==> flow/design.v <==
module ctr #(
	parameter ADR_WIDTH = 6
)(
	input wire clk_i,
	input wire rst_i,
	input wire carry_i,
	input wire [2-1:0] op_i,
	output reg [1-1:0] ctr_marmux_o,
	output reg [2-1:0] ctr_carrymux_o,
	output reg ctr_pc_reg_en_o,
	output reg ctr_a_reg_en_o,
	output reg ctr_mar_reg_en_o,
	output reg ctr_d_reg_en_o,
	output reg ctr_we_o,
	output reg [2-1:0] ctr_aluop_o
);
	localparam STATE_WIDTH = 12;
	localparam [STATE_WIDTH-1:0]
		s_fi	=	12'b000_000_000_001,
		s_rm	=	12'b000_000_000_010,
		s_nf	=	12'b000_000_000_100,
		s_nc	=	12'b000_000_001_000,
		s_af	=	12'b000_000_010_000,
		s_ac	=	12'b000_000_100_000,
		s_jc	=	12'b000_001_000_000,
		s_sw	=	12'b000_010_000_000,
		s_pm	=	12'b000_100_000_000,
		s_nw	=	12'b001_000_000_000,
		s_aw	=	12'b010_000_000_000,
		s_fw	=	12'b100_000_000_000;
	reg [STATE_WIDTH-1:0] current, next;
	always @(posedge clk_i) begin:sequential
		if (rst_i) begin
			current <= s_fi;
		end else begin
			current <= next;
		end
	end
	always @* begin:combnext
	case (current)
		s_fi:
			next = s_fw;
		s_fw:
			next = s_rm;
		s_rm:
			case (op_i)
				2'b00 : begin
					next = s_nf;
				end
				2'b01 : begin
					next = s_af;
				end
				2'b10 : begin
					next = s_sw;
				end
				2'b11 : begin
					if (carry_i) begin
						next = s_jc;
					end else begin
						next = s_fi;
					end
				end
				default:
					next = s_fi;
			endcase
		s_nf:
			next = s_nw;
                s_nw:
                        next = s_nc;
		s_nc:
			next = s_pm;
		s_af:
			next = s_aw;
                s_aw:
                        next = s_ac;
		s_ac:
			next = s_pm;
		s_jc:
			next = s_pm;
		s_sw:
			next = s_pm;
		s_pm:
			next = s_fi;
		default:
			next = s_fi;
	endcase
	end
	always @* begin:combout
	case(current)
		s_fi:
		begin
			ctr_pc_reg_en_o = 1'b1;
			ctr_marmux_o = 1'b1;
			ctr_mar_reg_en_o = 1'b0;
			ctr_aluop_o = 2'b01;
			ctr_a_reg_en_o = 1'b0;
			ctr_we_o = 1'b0;
			ctr_d_reg_en_o = 1'b0;
			ctr_carrymux_o = 2'b00;
		end
		s_fw:
		begin
			ctr_pc_reg_en_o = 1'b1;
			ctr_marmux_o = 1'b1;
			ctr_mar_reg_en_o = 1'b0;
			ctr_aluop_o = 2'b01;
			ctr_a_reg_en_o = 1'b0;
			ctr_we_o = 1'b0;
			ctr_d_reg_en_o = 1'b1;
			ctr_carrymux_o = 2'b00;
		end
		s_rm:
		begin
			ctr_pc_reg_en_o = 1'b0;
			ctr_marmux_o = 1'b0;
			ctr_mar_reg_en_o = 1'b1;
			ctr_aluop_o = 2'b01;
			ctr_a_reg_en_o = 1'b0;
			ctr_we_o = 1'b0;
			ctr_d_reg_en_o = 1'b0;
			ctr_carrymux_o = 2'b00;
		end
		s_nf:
		begin
			ctr_pc_reg_en_o = 1'b0;
			ctr_marmux_o = 1'b1;
			ctr_mar_reg_en_o = 1'b0;
			ctr_aluop_o = 2'b01;
			ctr_a_reg_en_o = 1'b0;
			ctr_we_o = 1'b0;
			ctr_d_reg_en_o = 1'b0;
			ctr_carrymux_o = 2'b00;
		end
		s_nw:
		begin
			ctr_pc_reg_en_o = 1'b0;
			ctr_marmux_o = 1'b1;
			ctr_mar_reg_en_o = 1'b0;
			ctr_aluop_o = 2'b01;
			ctr_a_reg_en_o = 1'b0;
			ctr_we_o = 1'b0;
			ctr_d_reg_en_o = 1'b1;
			ctr_carrymux_o = 2'b00;
		end
		s_nc:
		begin
			ctr_pc_reg_en_o = 1'b0;
			ctr_marmux_o = 1'b1;
			ctr_mar_reg_en_o = 1'b0;
			ctr_aluop_o = 2'b00;
			ctr_a_reg_en_o = 1'b1;
			ctr_we_o = 1'b0;
			ctr_d_reg_en_o = 1'b0;
			ctr_carrymux_o = 2'b01;
		end
		s_af:
		begin
			ctr_pc_reg_en_o = 1'b0;
			ctr_marmux_o = 1'b1;
			ctr_mar_reg_en_o = 1'b0;
			ctr_aluop_o = 2'b01;
			ctr_a_reg_en_o = 1'b0;
			ctr_we_o = 1'b0;
			ctr_d_reg_en_o = 1'b0;
			ctr_carrymux_o = 2'b00;
		end
		s_aw:
		begin
			ctr_pc_reg_en_o = 1'b0;
			ctr_marmux_o = 1'b1;
			ctr_mar_reg_en_o = 1'b0;
			ctr_aluop_o = 2'b01;
			ctr_a_reg_en_o = 1'b0;
			ctr_we_o = 1'b0;
			ctr_d_reg_en_o = 1'b1;
			ctr_carrymux_o = 2'b00;
		end
		s_ac:
		begin
			ctr_pc_reg_en_o = 1'b0;
			ctr_marmux_o = 1'b1;
			ctr_mar_reg_en_o = 1'b0;
			ctr_aluop_o = 2'b01;
			ctr_a_reg_en_o = 1'b1;
			ctr_we_o = 1'b0;
			ctr_d_reg_en_o = 1'b0;
			ctr_carrymux_o = 2'b01;
		end
		s_jc:
		begin
			ctr_pc_reg_en_o = 1'b0;
			ctr_marmux_o = 1'b1;
			ctr_mar_reg_en_o = 1'b0;
			ctr_aluop_o = 2'b01;
			ctr_a_reg_en_o = 1'b0;
			ctr_we_o = 1'b0;
			ctr_d_reg_en_o = 1'b0;
			ctr_carrymux_o = 2'b10;
		end
		s_sw:
		begin
			ctr_pc_reg_en_o = 1'b0;
			ctr_marmux_o = 1'b1;
			ctr_mar_reg_en_o = 1'b0;
			ctr_aluop_o = 2'b01;
			ctr_a_reg_en_o = 1'b0;
			ctr_we_o = 1'b1;
			ctr_d_reg_en_o = 1'b0;
			ctr_carrymux_o = 2'b00;
		end
		s_pm:
		begin
			ctr_pc_reg_en_o = 1'b0;
			ctr_marmux_o = 1'b1;
			ctr_mar_reg_en_o = 1'b1;
			ctr_aluop_o = 2'b01;
			ctr_a_reg_en_o = 1'b0;
			ctr_we_o = 1'b0;
			ctr_d_reg_en_o = 1'b0;
			ctr_carrymux_o = 2'b00;
		end
		default:
		begin
			ctr_pc_reg_en_o = 1'b0;
			ctr_marmux_o = 1'b1;
			ctr_mar_reg_en_o = 1'b1;
			ctr_aluop_o = 2'b01;
			ctr_a_reg_en_o = 1'b0;
			ctr_we_o = 1'b0;
			ctr_d_reg_en_o = 1'b0;
			ctr_carrymux_o = 2'b00;
		end
	endcase
	end
endmodule
module adr #(
	parameter ADR_WIDTH = 6
)(
	input wire clk_i,
	input wire rst_i,
	input wire [ADR_WIDTH-1:0] adr_i,
	input wire [1-1:0] ctr_marmux_i,
	input wire ctr_mar_reg_en_i,
	input wire ctr_pc_reg_en_i,
	output wire [ADR_WIDTH-1:0] adr_o
);
	reg [ADR_WIDTH-1:0] mar_reg;
	reg [ADR_WIDTH-1:0] mar_reg_next;
	reg [ADR_WIDTH-1:0] pc_reg;
	reg [ADR_WIDTH-1:0] pc_reg_next;
	always @(posedge clk_i) begin:seq
		if (rst_i) begin
			pc_reg <= 0;
			mar_reg <= 0;
		end else begin
			if (ctr_pc_reg_en_i) begin
				pc_reg <= pc_reg_next;
			end
			if (ctr_mar_reg_en_i) begin
				mar_reg <= mar_reg_next;
			end
		end
	end
	always @* begin:comb
		pc_reg_next = mar_reg + 1'd1;
		case (ctr_marmux_i)
			1'b0 : begin
				mar_reg_next = adr_i;
			end
			1'b1 : begin
				mar_reg_next = pc_reg;
			end
			default:
				mar_reg_next = pc_reg;
		endcase
	end
	assign adr_o = mar_reg;
endmodule
module dat #(
	parameter DATA_WIDTH = 8
)(
	input wire clk_i,
	input wire rst_i,
	input wire [DATA_WIDTH-1:0] data_i,
	input wire [2-1:0] ctr_aluop_i,
	input wire ctr_a_reg_en_i,
	input wire [2-1:0] ctr_carrymux_i,
	output wire carry_o,
	output wire [DATA_WIDTH-1:0] data_o
);
	reg [DATA_WIDTH-1:0] a_reg;
	reg [DATA_WIDTH-1:0] a_reg_next;
	reg carry_reg;
	reg carry_next;
	reg carry_alu;
	always @(posedge clk_i) begin:seq
		if (rst_i) begin
			a_reg <= 0;
			carry_reg <= 0;
		end else begin
			if (ctr_a_reg_en_i) begin
				a_reg <= a_reg_next;
			end
			carry_reg <= carry_next;
		end
	end
	always @* begin:comb
		case (ctr_aluop_i)
			2'b00 : begin
				{carry_alu, a_reg_next} =
					{1'b0, ~(a_reg | data_i)};
			end
			2'b01 : begin
				{carry_alu, a_reg_next} =
					a_reg + data_i;
			end
			2'b11 : begin
				{carry_alu, a_reg_next} = {1'b0, a_reg};
			end
			2'b10 : begin
				{carry_alu, a_reg_next} = {carry_reg, a_reg};
			end
			default:
				{carry_alu, a_reg_next} = {carry_reg, a_reg};
		endcase
		case (ctr_carrymux_i)
			2'b00 : begin
				carry_next = carry_reg;
			end
			2'b01 : begin
				carry_next = carry_alu;
			end
			2'b10 : begin
				carry_next = 0;
			end
			default:
				carry_next = carry_reg;
		endcase
	end
	assign data_o = a_reg;
	assign carry_o = carry_reg;
endmodule
module alpacacorn #(
	parameter ADR_WIDTH = 6,
	parameter DATA_WIDTH = 8
)(
	input wire clk_i,
	input wire rst_i,
	input wire [DATA_WIDTH-1:0] data_i,
	output wire [DATA_WIDTH-1:0] data_o,
	output wire [ADR_WIDTH-1:0] adr_o,
	output wire we_o
);
	wire carry_dat_ctr;
	wire [2-1:0] ctr_carrymux_ctr_dat;
	wire ctr_a_reg_en_ctr_dat;
	wire [1-1:0] ctr_marmux_ctr_adr;
	wire ctr_mar_reg_en_ctr_adr;
	wire ctr_pc_reg_en_ctr_adr;
	wire ctr_d_reg_en;
	wire [2-1:0] ctr_aluop_ctr_dat;
	reg [DATA_WIDTH-1:0] d_reg;
	always @(posedge clk_i) begin:seq
		if (rst_i) begin
			d_reg <= 0;
		end else begin
			if (ctr_d_reg_en) begin
				d_reg <= data_i;
			end
		end
	end
	ctr #(
		.ADR_WIDTH(ADR_WIDTH)
	) i_ctr (
		.clk_i(clk_i),
		.rst_i(rst_i),
		.carry_i(carry_dat_ctr),
		.op_i(d_reg[DATA_WIDTH-1:DATA_WIDTH-2]),
		.ctr_marmux_o(ctr_marmux_ctr_adr),
		.ctr_carrymux_o(ctr_carrymux_ctr_dat),
		.ctr_a_reg_en_o(ctr_a_reg_en_ctr_dat),
		.ctr_d_reg_en_o(ctr_d_reg_en),
		.ctr_mar_reg_en_o(ctr_mar_reg_en_ctr_adr),
		.ctr_pc_reg_en_o(ctr_pc_reg_en_ctr_adr),
		.ctr_aluop_o(ctr_aluop_ctr_dat),
		.ctr_we_o(we_o)
	);
	adr #(
		.ADR_WIDTH(ADR_WIDTH)
	) i_adr (
		.clk_i(clk_i),
		.rst_i(rst_i),
		.adr_i(d_reg[ADR_WIDTH-1:0]),
		.ctr_marmux_i(ctr_marmux_ctr_adr),
		.ctr_mar_reg_en_i(ctr_mar_reg_en_ctr_adr),
		.ctr_pc_reg_en_i(ctr_pc_reg_en_ctr_adr),
		.adr_o(adr_o)
	);
	dat #(
		.DATA_WIDTH(DATA_WIDTH)
	) i_dat (
		.clk_i(clk_i),
		.rst_i(rst_i),
		.data_i(d_reg),
		.ctr_aluop_i(ctr_aluop_ctr_dat),
		.ctr_carrymux_i(ctr_carrymux_ctr_dat),
		.ctr_a_reg_en_i(ctr_a_reg_en_ctr_dat),
		.carry_o(carry_dat_ctr),
		.data_o(data_o)
	);
endmodule
== Tool chain data of alpacacorn ==
What the tools print for alpacacorn, step after step.
Line numbers count from 1 in the design file above.
Operators: Yosys type, input widths -> output width; for muxes data width and select width s.
Library cell names are shortened.
Not given: n/a
Design
  design top: alpacacorn
  clock port: clk_i
  standard-cell library: sky130hd
  corner: tt_025C_1v80

== After elaboration ==
Yosys after proc, flatten, opt, wreduce and memory -nomap, before mapping. Memory bits, and registers merged into a memory's read port (data or address), are not among the register bits. Print and check cells are not counted. Equal cells are merged and count once.
Bit counts
  register bits: 41
  input port bits: 10
  output and inout port bits: 15
Operators by class
  add/sub/neg operators: 2
  eq/ne operators: 20
  muxes and demuxes: 13
  bitwise gates (word level): 4
  reduce/logical cells: 10
Operator list (count)
  $pmux 12 s8: 1
  $pmux 12 s4: 1
  $pmux 9 s3: 1
  $eq 12x1->1 const B: 1
  $eq 12x10->1 const B: 1
  $eq 12x11->1 const B: 1
  $eq 12x12->1 const B: 1
  $eq 12x2->1 const B: 1
  $eq 12x3->1 const B: 1
  $eq 12x4->1 const B: 1
  $eq 12x5->1 const B: 1
  $eq 12x6->1 const B: 1
  $eq 12x7->1 const B: 1
  $eq 12x8->1 const B: 1
  $pmux 6 s2: 1
  $reduce_or 10->1: 1
  $add 8x8->9: 1
  $or 8x8->8: 1
  $not 8->8: 1
  $mux 7: 1
  $eq 2x2->1 const B: 3
  $add 6x1->6 const B: 1
  $mux 1: 6
  $eq 1x2->1 const B: 2
  $eq 2x1->1 const B: 2
  $logic_not 2->1: 2
  $reduce_or 2->1: 2
  $reduce_or 4->1: 1
Other operator kinds: 9; their cells: 10.

== Logic depth ==
Depth = most cells in a row (Yosys ltp): at word level without a register or memory, in the mapped netlist without a sequential cell, where the memories' decode and read muxes count.
Logic depth
  depth after elaboration: 6
  ABC_AREA: 1
  mapped depth: 11
  gate-level depth less buffers: 11

== Synthesis result ==
The flow's flattened synthesis, as Yosys stat reports it; memories are mapped. The netlist is that of the ABC_AREA named above (0 if unset); the other value can give another one.
Cell types (count)
  dfxtp_1: 41
  ha_1: 18
  inv_1: 49
  o21ai_0: 33
  nand2_1: 39
  a21oi_1: 28
  nor2_1: 24
  nand3_1: 12
  fa_1: 1
  nor2_8: 1
  xnor2_1: 2
  xor2_1: 2
  nor3_4: 1
  a22oi_1: 2
  nor3_1: 3
  o21ai_1: 3
  nor2_2: 2
  nor4_1: 2
Not listed: further types 17, cells in them 19.
Synthesis totals
  standard cells after synthesis: 282
  cell area after synthesis: 2115.8 µm²
  flip-flops: 41
  buffers: 7

== Path before layout ==
Source: OpenSTA report_checks on the synthesized netlist (no wires, ideal clock, input and output delay 20% of the period each), path of least setup slack; recovery checks are left aside. Register names are those of the netlist, which keeps one name where synthesis merged equal registers.
Timing path post-synthesis
  kind: reg2reg
  start point: register i_dat.a_reg[0]
  end point: register i_dat.a_reg[4]
  period: 2500 ps
  time at the first pin: 0 ps
  data arrival time: 1475 ps
  setup slack: 909 ps
  path delay: 1590 ps
  stages: 11
  buffers on the path: 0
  synthesis period reached: 1591 ps
"path delay" = arrival - input delay + setup time.
"stages": output pins that drive a net of the path, with the launching flip-flop's if there is one; two outputs of one cell count as two.
"synthesis period reached" is the clock period less the worst setup slack; recovery checks do not enter. This is arithmetic on one report: input and output delays are still those of the set period (20% each).
Between the ends stands the longest chain of elaborated cells between them, by number of cells; it is not shown to be the way that was timed. Of several equally long chains one is given.
A line is the first line of the expression or statement that the cell stems from. Yosys adds cells for indexed reads and writes and turns some case tables into memories.
On the way, post-synthesis
  cells stage by stage: dfxtp_1 -> ha_1 -> inv_1 -> fa_1 -> inv_1 -> nand2_1 -> nand2_1 -> and2_1 -> nor2_1 -> o21ai_0 -> inv_1
  length of the longest elaborated chain: 2
  elaborated cells on any way between the ends: 2
  those cells by class: 1 x add/sub; 1 x mux
RTL lines, path post-synthesis
  start, declared: RTL line 291  | reg [DATA_WIDTH-1:0] a_reg;
  start, assigned: RTL line 298  | a_reg <= 0;
  start, assigned: RTL line 302  | a_reg <= a_reg_next;
  $add 8x8->9: RTL line 315  | a_reg + data_i;
  $pmux 9 s3: RTL line 308  | case (ctr_aluop_i)
  end, assigned: RTL line 298
  end, assigned: RTL line 302
  end, declared: RTL line 291

== Path in the finished layout ==
Path of least setup slack in the final report of run 1 (OpenROAD, finished layout, wires in). Where an end is a register, its clock arrival counts in the times.
The path's times are printed in steps of 10 ps; the period is the one set.
Timing path after layout
  kind: reg2reg
  start point: register i_dat.a_reg[0]
  end point: register i_dat.a_reg[4]
  period: 1950 ps
  time at the first pin: 300 ps
  data arrival time: 1740 ps
  setup slack: 410 ps
  stages: 11
  buffers on the path: 0
Between the ends stands the longest chain of elaborated cells between them, by number of cells; it is not shown to be the way that was timed. Of several equally long chains one is given.
On the way, after layout
  cells stage by stage: dfxtp_4 -> ha_4 -> inv_2 -> fa_2 -> inv_2 -> nand2_2 -> nand2_4 -> and2_4 -> nor2_1 -> o21ai_2 -> inv_1
  length of the longest elaborated chain: 2
  elaborated cells on any way between the ends: 2
  those cells by class: 1 x add/sub; 1 x mux
RTL lines, path after layout
  start, declared: RTL line 291  | reg [DATA_WIDTH-1:0] a_reg;
  start, assigned: RTL line 298  | a_reg <= 0;
  start, assigned: RTL line 302  | a_reg <= a_reg_next;
  $add 8x8->9: RTL line 315  | a_reg + data_i;
  $pmux 9 s3: RTL line 308  | case (ctr_aluop_i)
  end, assigned: RTL line 298
  end, assigned: RTL line 302
  end, declared: RTL line 291

## Implementation results

Design alpacacorn on sky130hd. What follows are 5 stored runs of the flow, each under its own settings; their order means nothing. The constraints put input and output delay at 20% of the set period each and load the outputs with 0.01 pF.
By "clock period reached" is meant the clock period of the run minus its worst setup slack. This is arithmetic on one report: input and output delays are still those of the set period (20% each).
By "critical path time" is meant the share of the clock period that the worst setup path is allowed (20% is reserved at inputs, 20% at outputs), minus its slack. Clock arrival times at its registers enter into it.
"critical path time" is given in steps of 10 ps.

==> run 1: settings <==
{ "ABC_AREA": 1, "CELL_PAD_IN_SITES_DETAIL_PLACEMENT": 1, "CORE_UTILIZATION": 27, "CTS_CLUSTER_DIAMETER": 291, "PLACE_DENSITY_LB_ADDON": 0.11, "SETUP_SLACK_MARGIN": 0.55, "period_ns": 1.95, "CAP_MARGIN": 20, "CORE_MARGIN": 2, "SLEW_MARGIN": 20 }
==> run 1: results <==
smallest hold slack: 417 ps
critical path time: 1540 ps
worst setup path type: reg2reg
standard-cell area after routing: 2792.7 µm²
clock period reached: 1542 ps
synthesized cell area: 2115.8 µm²
die size: 8560.0 µm²
worst setup slack after layout: 408 ps

==> run 2: settings <==
{ "CELL_PAD_IN_SITES_DETAIL_PLACEMENT": 0, "CORE_UTILIZATION": 66, "CTS_CLUSTER_DIAMETER": 347, "CTS_CLUSTER_SIZE": 62, "GPL_ROUTABILITY_DRIVEN": 0, "SLEW_MARGIN": 5, "TNS_END_PERCENT": 10, "period_ns": 3.24, "CAP_MARGIN": 20, "CORE_MARGIN": 2 }
==> run 2: results <==
synthesized cell area: 2029.4 µm²
worst setup slack after layout: 1037 ps
smallest hold slack: 440 ps
clock period reached: 2203 ps
critical path time: 2200 ps
worst setup path type: reg2reg
standard-cell area after routing: 2362.3 µm²
die size: 3534.3 µm²

==> run 3: settings <==
{ "CORE_UTILIZATION": 21, "period_ns": 2.17, "CAP_MARGIN": 20, "CORE_MARGIN": 2, "SLEW_MARGIN": 20 }
==> run 3: results <==
worst setup slack after layout: 144 ps
die size: 10466.3 µm²
synthesized cell area: 2029.4 µm²
critical path time: 2030 ps
worst setup path type: reg2reg
clock period reached: 2026 ps
standard-cell area after routing: 2541.2 µm²
smallest hold slack: 404 ps

==> run 4: settings <==
{ "CAP_MARGIN": 25, "CELL_PAD_IN_SITES_DETAIL_PLACEMENT": 1, "CORE_ASPECT_RATIO": 0.91, "CORE_MARGIN": 2, "CORE_UTILIZATION": 43, "CTS_CLUSTER_DIAMETER": 252, "MAX_ROUTING_LAYER": "met5", "MIN_ROUTING_LAYER": "met1", "PLACE_DENSITY": 0.67, "SETUP_SLACK_MARGIN": 0.21, "TNS_END_PERCENT": 10, "period_ns": 1.76, "SLEW_MARGIN": 20 }
==> run 4: results <==
clock period reached: 2001 ps
smallest hold slack: 444 ps
critical path time: 2000 ps
worst setup path type: reg2reg
synthesized cell area: 2029.4 µm²
standard-cell area after routing: 2668.8 µm²
die size: 5285.7 µm²
worst setup slack after layout: -241 ps

==> run 5: settings <==
{ "CAP_MARGIN": 30, "CELL_PAD_IN_SITES_GLOBAL_PLACEMENT": 0, "CORE_UTILIZATION": 15, "CTS_CLUSTER_DIAMETER": 66, "GPL_ROUTABILITY_DRIVEN": 0, "MAX_ROUTING_LAYER": "met4", "MIN_ROUTING_LAYER": "met2", "PLACE_DENSITY": 0.46, "SLEW_MARGIN": 15, "TNS_END_PERCENT": 55, "period_ns": 2.33, "CORE_MARGIN": 2 }
==> run 5: results <==
smallest hold slack: 402 ps
critical path time: 2110 ps
worst setup path type: reg2reg
die size: 14475.7 µm²
synthesized cell area: 2029.4 µm²
standard-cell area after routing: 2646.3 µm²
worst setup slack after layout: 220 ps
clock period reached: 2110 ps
